==> flow/design.v <==
`timescale 1ns / 1ps
module IIR2nd#(
    parameter DW = 20,FW = 15
)(
    input clk,rst_n,en,
    input signed [DW-1:0] din,
    output logic signed[DW-1:0] dout,
    input [31:0]index
);
    localparam logic signed[DW-1:0] GAIN =41;
    function automatic logic signed[DW-1:0] DEN(input [31:0] i);
        case (i)
        32'd0:  DEN = -65446;
        32'd1:  DEN = -65421;
        32'd2:  DEN = -65381;
        32'd3:  DEN = -65325;
        32'd4:  DEN = -65252;
        32'd5:  DEN = -65163;
        32'd6:  DEN = -65058;
        32'd7:  DEN = -64938;
        32'd8:  DEN = -64801;
        32'd9:  DEN = -64648;
        32'd10: DEN = -64479;
        32'd11: DEN = -64294;
        32'd12: DEN = -64094;
        32'd13: DEN = -63877;
        32'd14: DEN = -63645;
        32'd15: DEN = -63397;
        32'd16: DEN = -63134;
        32'd17: DEN = -62855;
        32'd18: DEN = -62560;
        32'd19: DEN = -62250;
        default: DEN = 0;
        endcase
    endfunction
    localparam logic signed [DW-1:0] NUM0 = 32768, NUM1 = 0, NUM2 = -32768;
    wire signed [DW-1:0] n0;
    wire signed [DW-1:0] n1;
    wire signed [DW-1:0] n2;
    wire signed [DW-1:0] d1;
    wire signed [DW-1:0] d2;
    wire signed [DW-1:0] g ;
    assign    n0      = (NUM0);
    assign    n1     = (NUM1);
    assign    n2     = (NUM2);
    assign    d1     = (DEN(index));
    assign    d2     = (32686);
    assign    g      = (GAIN);
    logic signed [DW-1:0]   z1,z0;
    wire signed [DW-1:0] pn0;
    wire signed [DW-1:0] pn1;
    wire signed [DW-1:0] pn2;
    wire signed [DW-1:0] o ;
    wire signed [DW-1:0] pd1;
    wire signed [DW-1:0] pd2;
    assign        pn0    = 
    (((DW-FW)+(DW-FW)+(FW)+(FW))'(din)*((DW-FW)+(DW-FW)+(FW)+(FW))'(n0))>>>((FW)+(FW)-(FW));
    assign        pn1    = 
    (((DW-FW)+(DW-FW)+(FW)+(FW))'(din)*((DW-FW)+(DW-FW)+(FW)+(FW))'(n1))>>>((FW)+(FW)-(FW));
    assign        pn2    = 
    (((DW-FW)+(DW-FW)+(FW)+(FW))'(din)*((DW-FW)+(DW-FW)+(FW)+(FW))'(n2))>>>((FW)+(FW)-(FW));
    assign        o     =z0 + pn0;
    assign        pd1    = 
    (((DW-FW)+(DW-FW)+(FW)+(FW))'(o)*((DW-FW)+(DW-FW)+(FW)+(FW))'(d1))>>>((FW)+(FW)-(FW));
    assign        pd2    = 
    (((DW-FW)+(DW-FW)+(FW)+(FW))'(o)*((DW-FW)+(DW-FW)+(FW)+(FW))'(d2))>>>((FW)+(FW)-(FW));
    always_ff @( posedge clk ) begin 
        if(!rst_n) begin
            z0<=0; z1<=0;dout<=0;
        end else begin
            z0<=pn1 + z1 - pd1;
            z1<=pn2 - pd2;
            dout<=
    (((DW-FW)+(DW-FW)+(FW)+(FW))'(o)*((DW-FW)+(DW-FW)+(FW)+(FW))'(g))>>>((FW)+(FW)-(FW));
        end
    end
endmodule
module IIR#(
    parameter DW = 16,EW = 4
)(
    input clk,rst_n,en,
    input signed [DW-1:0] din,
    output logic signed [DW-1:0] dout,
    input [31:0]index,
    output logic signed [DW+EW-1:0] dout_W
    );
    localparam W = DW + EW;
    logic signed [W-1:0] din_W;
    assign din_W = din;
    assign dout = dout_W;
    IIR2nd #(W,DW-1)IIR2nd_inst(
    clk,rst_n,en, din_W, dout_W,index
        );
endmodule
`timescale 1ns / 1ps
module IIR_v#(
    parameter DW = 16,FW = 15
)(
    input clk,rst_n,en,
    input signed [DW-1:0] din,
    output wire signed [DW-1:0] dout,
    input [31:0]index,
    output wire signed [DW+FW-1:0] dout_W
    );
    IIR#(
        DW,FW
    )IIR_inst(
        clk,rst_n,en,din,dout,index,dout_W
    );
endmodule
======== Step by step through the tools: IIR_v ========
Tool output for the design above, in the order of the flow.
Line numbers count from 1 in the design file above.
Cell names lack the library's common part.
A cell with -- has no value.
set-up
  top module .............................. IIR_v
  clock ................................... clk
  library ................................. sky130hd
  timing corner ........................... tt_025C_1v80

======== Elaborated design ========
Source: Yosys, flattened and elaborated, memories not mapped. Widths are those after wreduce; folded enables and synchronous resets count as part of the registers. Registers that Yosys merges into a memory's read port (data or address) are not register bits. Print and check cells do not count. Equal cells are merged and count once.
Yosys's memory passes give these memory sizes; they may raise the number of words (mostly to a power of two), join words into wider ones and drop unused or constant bits.
storage and ports
  bits in registers ....................... 93
  ROM bits ................................ 864
  memory cells ............................ 1
  input port bits ......................... 51
  word-level cells ........................ 13
operators by class
  $add $sub $neg .......................... 4
  multipliers ............................. 3
  multiplexer cells ....................... 1
  reduce/logical cells .................... 1
memories
  name             words  width  read ports  wr ports  line  source
  (no name shown)  32     27     1           0         12    case (i)
operators with widths
  kind                                                                    count
  31-bit by 31-bit multiplier with 46-bit output                          1
  31-bit by 15-bit multiplier with 45-bit output (second input constant)  1
  31-bit by 7-bit multiplier with 38-bit output (second input constant)   1
  31-bit subtractor                                                       2
  16-bit negator with 31-bit output                                       1
  31-bit by 16-bit adder with 31-bit output                               1
  31-bit 2-to-1 mux                                                       1
  27-bit zero test                                                        1

======== Logic depth ========
Longest topological path by Yosys (ltp), each cell counted once; first at word level (registers and memories cut), then after technology mapping (sequential cells cut; the memories' decode and read muxes count).
logic depth
  depth after elaboration ................. 4
  ABC_AREA ................................ 0
  gate-level depth with buffers ........... 52

======== Netlist ========
Yosys stat after the flow's synthesis: flattened, memories mapped to cells. It holds for the ABC_AREA given above (unset counts as 0); a run with the other value may have another netlist.
cells by type
  cell      count
  fa_1      864
  ha_1      551
  inv_1     1177
  dfxtp_1   85
  nor2_1    417
  xnor2_1   98
  nand2_1   201
  a21oi_1   141
  xor2_1    63
  a21o_1    71
  o21ai_0   78
  clkbuf_1  63
  nand2b_1  34
  nor3_1    42
  nand3_1   41
  a211oi_1  25
  buf_4     25
  nor2b_1   30
Other cell types: 65; their cells: 320.
mapped netlist
  cell count .............................. 4326
  mapped area ............................. 39511.6 µm²
  sequential part of the area ............. 1701.6 µm²
  flip-flop cells ......................... 85
The figures by module come from a second, unflattened synthesis with its own total; it is not the netlist above.
second synthesis, totals
  cells (unflattened synthesis) ........... 4305
  area (unflattened synthesis) ............ 39263.9 µm²
Rows give one instance, submodules left out.
modules
  module  times used  cells  area (µm²)  seq. area (µm²)
  IIR2nd  1           4289   39143.8     1701.6
  IIR     1           16     120.1       0.0
  IIR_v   1           0      0.0         0.0

======== Worst setup path after synthesis ========
Source: OpenSTA report_checks on the synthesized netlist (no wires, ideal clock, input and output delay 20% of the period each), path of least setup slack; recovery checks are left aside. Register names are those of the netlist, which keeps one name where synthesis merged equal registers.
path post-synthesis
  kind .................................... input-to-reg
  from .................................... in din[0]
  to ...................................... reg IIR_inst.IIR2nd_inst.z0[30]
  period .................................. 13.5 ns
  input delay ............................. 2.700 ns
  library setup time ...................... 0.121 ns
  time at the first pin ................... 2.700 ns
  arrival time ............................ 13.645 ns
  path slack .............................. -0.266 ns
  path delay .............................. 11.066 ns
  stages .................................. 40
  buffers on the path ..................... 0
  synthesis period reached ................ 13.766 ns
"path delay" = arrival - input delay + setup time.
"stages": output pins that drive a net of the path, with the launching flip-flop's if there is one; two outputs of one cell count as two.
"synthesis period reached" = period - worst setup slack (recovery checks aside). The figure is calculated, with input and output delays left at 20% of the set period.
The rows between start and end are the longest chain of elaborated cells between them; the timing report does not say that the signal goes this way. Where chains are equally long, one stands for them.
A line is the first line of the expression or statement that the cell stems from. Yosys adds cells for indexed reads and writes and turns some case tables into memories.
between the ends, post-synthesis
  path through ............................ ha_1 > fa_1 > a211oi_1 > nor2_1 > o211ai_1 > a21oi_1 > o21ai_1 > o2111ai_1 > o211ai_2 > xor2_2 > inv_2 > nor2_1 > fa_1 > fa_1 > fa_1 > inv_1 > fa_1 > inv_1 > (+4 left out) > fa_1 > inv_1 > ha_1 > a21o_1 > a21o_1 > a221o_1 > o2111ai_1 > nor3b_1 > xor2_1 > ha_1 > a21o_1 > a21oi_1 > o21bai_1 > a31oi_1 > nand3_1 > a22o_1 > and3_1 > mux2_2
  cells in the longest elaborated chain ... 3
  elaborated cells between the ends (all ways) .. 3
  source lines of those cells ............. 3
  those cells by class .................... add/sub (2); mul (1)
RTL lines, path post-synthesis
  element                                         line  source
  from (decl)                                     100   input signed [DW-1:0] din,
  31-bit by 16-bit adder with 31-bit output       62    assign        o     =z0 + pn0;
  31-bit by 31-bit multiplier with 46-bit output  64    (((DW-FW)+(DW-FW)+(FW)+(FW))'(o)*((DW-FW)+(DW-FW)+(FW)+(FW))'(d1))>>>((FW)+(FW)-(FW));
  31-bit subtractor                               71    z0<=pn1 + z1 - pd1;
  to (assign)                                     69    z0<=0; z1<=0;dout<=0;
  to (assign)                                     71
  to (decl)                                       49    logic signed [DW-1:0]   z1,z0;

======== Worst path after layout ========
From the final timing report of flow run A: the path of least setup slack in the routed layout; clock arrival at registers is part of the times.
path post-layout
  kind .................................... input-to-reg
  from .................................... in din[0]
  to ...................................... reg IIR_inst.IIR2nd_inst.z0[30]
  period .................................. 13.4 ns
  input delay ............................. 2.68 ns
  library setup time ...................... 0.10 ns
  time at the first pin ................... 2.68 ns
  arrival time ............................ 13.27 ns
  path slack .............................. 0.41 ns
  stages .................................. 48
  buffers on the path ..................... 7
The rows between start and end are the longest chain of elaborated cells between them; the timing report does not say that the signal goes this way. Where chains are equally long, one stands for them.
between the ends, post-layout
  path through ............................ clkbuf_2 > ha_4 > fa_2 > a211oi_2 > nor2_2 > o21ai_2 > o211ai_1 > buf_4 > xor2_2 > buf_4 > nand2_1 > inv_1 > buf_4 > fa_1 > inv_1 > fa_1 > inv_1 > fa_1 > (+12 left out) > o31a_1 > buf_4 > o21bai_4 > nand2_2 > a21o_1 > a21oi_2 > xor2_2 > ha_1 > o21a_1 > o21a_1 > nor3b_4 > nand3_4 > a31oi_4 > a31o_4 > o21ai_1 > a22o_1 > and3_1 > mux2_2
  cells in the longest elaborated chain ... 3
  elaborated cells between the ends (all ways) .. 3
  source lines of those cells ............. 3
  those cells by class .................... add/sub (2); mul (1)
RTL lines, path post-layout
  element                                         line  source
  from (decl)                                     100   input signed [DW-1:0] din,
  31-bit by 16-bit adder with 31-bit output       62    assign        o     =z0 + pn0;
  31-bit by 31-bit multiplier with 46-bit output  64    (((DW-FW)+(DW-FW)+(FW)+(FW))'(o)*((DW-FW)+(DW-FW)+(FW)+(FW))'(d1))>>>((FW)+(FW)-(FW));
  31-bit subtractor                               71    z0<=pn1 + z1 - pd1;
  to (assign)                                     69    z0<=0; z1<=0;dout<=0;
  to (assign)                                     71
  to (decl)                                       49    logic signed [DW-1:0]   z1,z0;

==> runs of IIR_v <==
Top module IIR_v; platform sky130hd; tools Yosys and OpenROAD; 4 stored runs in no particular order. Input and output delays are each 20% of the period that was set; the output load is 0.01 pF.
"achieved clock period (ns)" means the clock period less the worst setup slack. The figure is calculated, with input and output delays left at 20% of the set period.

Flow files of flow run A
==> flow/run.sh <==
#!/bin/bash
# the make line also repeats the synthesis and layout settings of config.mk as NAME=value (left out here)
make -C /OpenROAD-flow-scripts/flow DESIGN_CONFIG=/design/flow/config.mk WORK_HOME=/design/flow/orfs CLKGATE_MAP_FILE= finish
==> flow/config.mk <==
export PLATFORM = sky130hd
export DESIGN_NAME = IIR_v
export DESIGN_NICKNAME = IIR_v
export VERILOG_FILES = /design/flow/design.v
export SDC_FILE = /design/flow/constraint.sdc
export NUM_CORES = 4
export LEC_CHECK = 0
export CAP_MARGIN = 20
export CORE_MARGIN = 2
export CORE_UTILIZATION = 34
export SLEW_MARGIN = 20
==> flow/constraint.sdc <==
create_clock -name core_clock -period 13.4 [get_ports {clk}]
set_input_delay 2.6800 -clock core_clock [delete_from_list [all_inputs] [get_ports {clk}]]
set_output_delay 2.6800 -clock core_clock [all_outputs]
set_load 0.01 [all_outputs]

report of flow run A
yosys chip area after synthesis (um^2): 39511.6
finish__design__die__area: 118953.0
finish__design__instance__area__stdcell: 49914.1
finish__timing__setup__ws: 0.409
finish__timing__setup__tns: 0.000
finish__timing__hold__ws: 0.548
achieved clock period (ns): 12.991

Flow files of flow run B
==> flow/run.sh <==
#!/bin/bash
# the make line also repeats the synthesis and layout settings of config.mk as NAME=value (left out here)
make -C /OpenROAD-flow-scripts/flow DESIGN_CONFIG=/design/flow/config.mk WORK_HOME=/design/flow/orfs CLKGATE_MAP_FILE= finish
==> flow/config.mk <==
export PLATFORM = sky130hd
export DESIGN_NAME = IIR_v
export DESIGN_NICKNAME = IIR_v
export VERILOG_FILES = /design/flow/design.v
export SDC_FILE = /design/flow/constraint.sdc
export NUM_CORES = 4
export LEC_CHECK = 0
export CAP_MARGIN = 20
export CORE_MARGIN = 2
export CORE_UTILIZATION = 48
export CTS_CLUSTER_DIAMETER = 89
export CTS_CLUSTER_SIZE = 57
export GPL_ROUTABILITY_DRIVEN = 0
export GPL_TIMING_DRIVEN = 0
export HOLD_SLACK_MARGIN = -0.04
export MIN_ROUTING_LAYER = met2
export PLACE_DENSITY = 0.42
export SETUP_SLACK_MARGIN = 1.19
export SLEW_MARGIN = 10
export TNS_END_PERCENT = 50
==> flow/constraint.sdc <==
create_clock -name core_clock -period 11.3 [get_ports {clk}]
set_input_delay 2.2600 -clock core_clock [delete_from_list [all_inputs] [get_ports {clk}]]
set_output_delay 2.2600 -clock core_clock [all_outputs]
set_load 0.01 [all_outputs]

report of flow run B
yosys chip area after synthesis (um^2): 39511.6
finish__design__die__area: 84625.7
finish__design__instance__area__stdcell: 48740.5
finish__timing__setup__ws: -1.608
finish__timing__setup__tns: -29.672
finish__timing__hold__ws: 0.578
achieved clock period (ns): 12.908

Flow files of flow run C
==> flow/run.sh <==
#!/bin/bash
# the make line also repeats the synthesis and layout settings of config.mk as NAME=value (left out here)
make -C /OpenROAD-flow-scripts/flow DESIGN_CONFIG=/design/flow/config.mk WORK_HOME=/design/flow/orfs CLKGATE_MAP_FILE= finish
==> flow/config.mk <==
export PLATFORM = sky130hd
export DESIGN_NAME = IIR_v
export DESIGN_NICKNAME = IIR_v
export VERILOG_FILES = /design/flow/design.v
export SDC_FILE = /design/flow/constraint.sdc
export NUM_CORES = 4
export LEC_CHECK = 0
export ABC_AREA = 0
export CAP_MARGIN = 20
export CORE_ASPECT_RATIO = 1.89
export CORE_MARGIN = 10
export CORE_UTILIZATION = 59
export CTS_CLUSTER_DIAMETER = 162
export GPL_ROUTABILITY_DRIVEN = 0
export MAX_ROUTING_LAYER = met5
export MIN_ROUTING_LAYER = met1
export PLACE_DENSITY_LB_ADDON = 0.07
export SETUP_SLACK_MARGIN = -0.1
export SLEW_MARGIN = 20
export TNS_END_PERCENT = 80
==> flow/constraint.sdc <==
create_clock -name core_clock -period 13.7 [get_ports {clk}]
set_input_delay 2.7400 -clock core_clock [delete_from_list [all_inputs] [get_ports {clk}]]
set_output_delay 2.7400 -clock core_clock [all_outputs]
set_load 0.01 [all_outputs]

report of flow run C
yosys chip area after synthesis (um^2): 39511.6
finish__design__die__area: 78248.5
finish__design__instance__area__stdcell: 47091.4
finish__timing__setup__ws: 0.200
finish__timing__setup__tns: 0.000
finish__timing__hold__ws: 0.539
achieved clock period (ns): 13.500

Flow files of flow run D
==> flow/run.sh <==
#!/bin/bash
# the make line also repeats the synthesis and layout settings of config.mk as NAME=value (left out here)
make -C /OpenROAD-flow-scripts/flow DESIGN_CONFIG=/design/flow/config.mk WORK_HOME=/design/flow/orfs CLKGATE_MAP_FILE= finish
==> flow/config.mk <==
export PLATFORM = sky130hd
export DESIGN_NAME = IIR_v
export DESIGN_NICKNAME = IIR_v
export VERILOG_FILES = /design/flow/design.v
export SDC_FILE = /design/flow/constraint.sdc
export NUM_CORES = 4
export LEC_CHECK = 0
export ABC_AREA = 0
export CAP_MARGIN = 20
export CELL_PAD_IN_SITES_GLOBAL_PLACEMENT = 3
export CORE_ASPECT_RATIO = 1.25
export CORE_MARGIN = 5
export CORE_UTILIZATION = 16
export CTS_CLUSTER_SIZE = 46
export MAX_ROUTING_LAYER = met5
export MIN_ROUTING_LAYER = met1
export PLACE_DENSITY = 0.8
export SETUP_SLACK_MARGIN = 1.38
export SLEW_MARGIN = 20
==> flow/constraint.sdc <==
create_clock -name core_clock -period 12.6 [get_ports {clk}]
set_input_delay 2.5200 -clock core_clock [delete_from_list [all_inputs] [get_ports {clk}]]
set_output_delay 2.5200 -clock core_clock [all_outputs]
set_load 0.01 [all_outputs]

report of flow run D
yosys chip area after synthesis (um^2): 39511.6
finish__design__die__area: 257049.0
finish__design__instance__area__stdcell: 55572.0
finish__timing__setup__ws: -0.207
finish__timing__setup__tns: -0.441
finish__timing__hold__ws: 0.584
achieved clock period (ns): 12.807
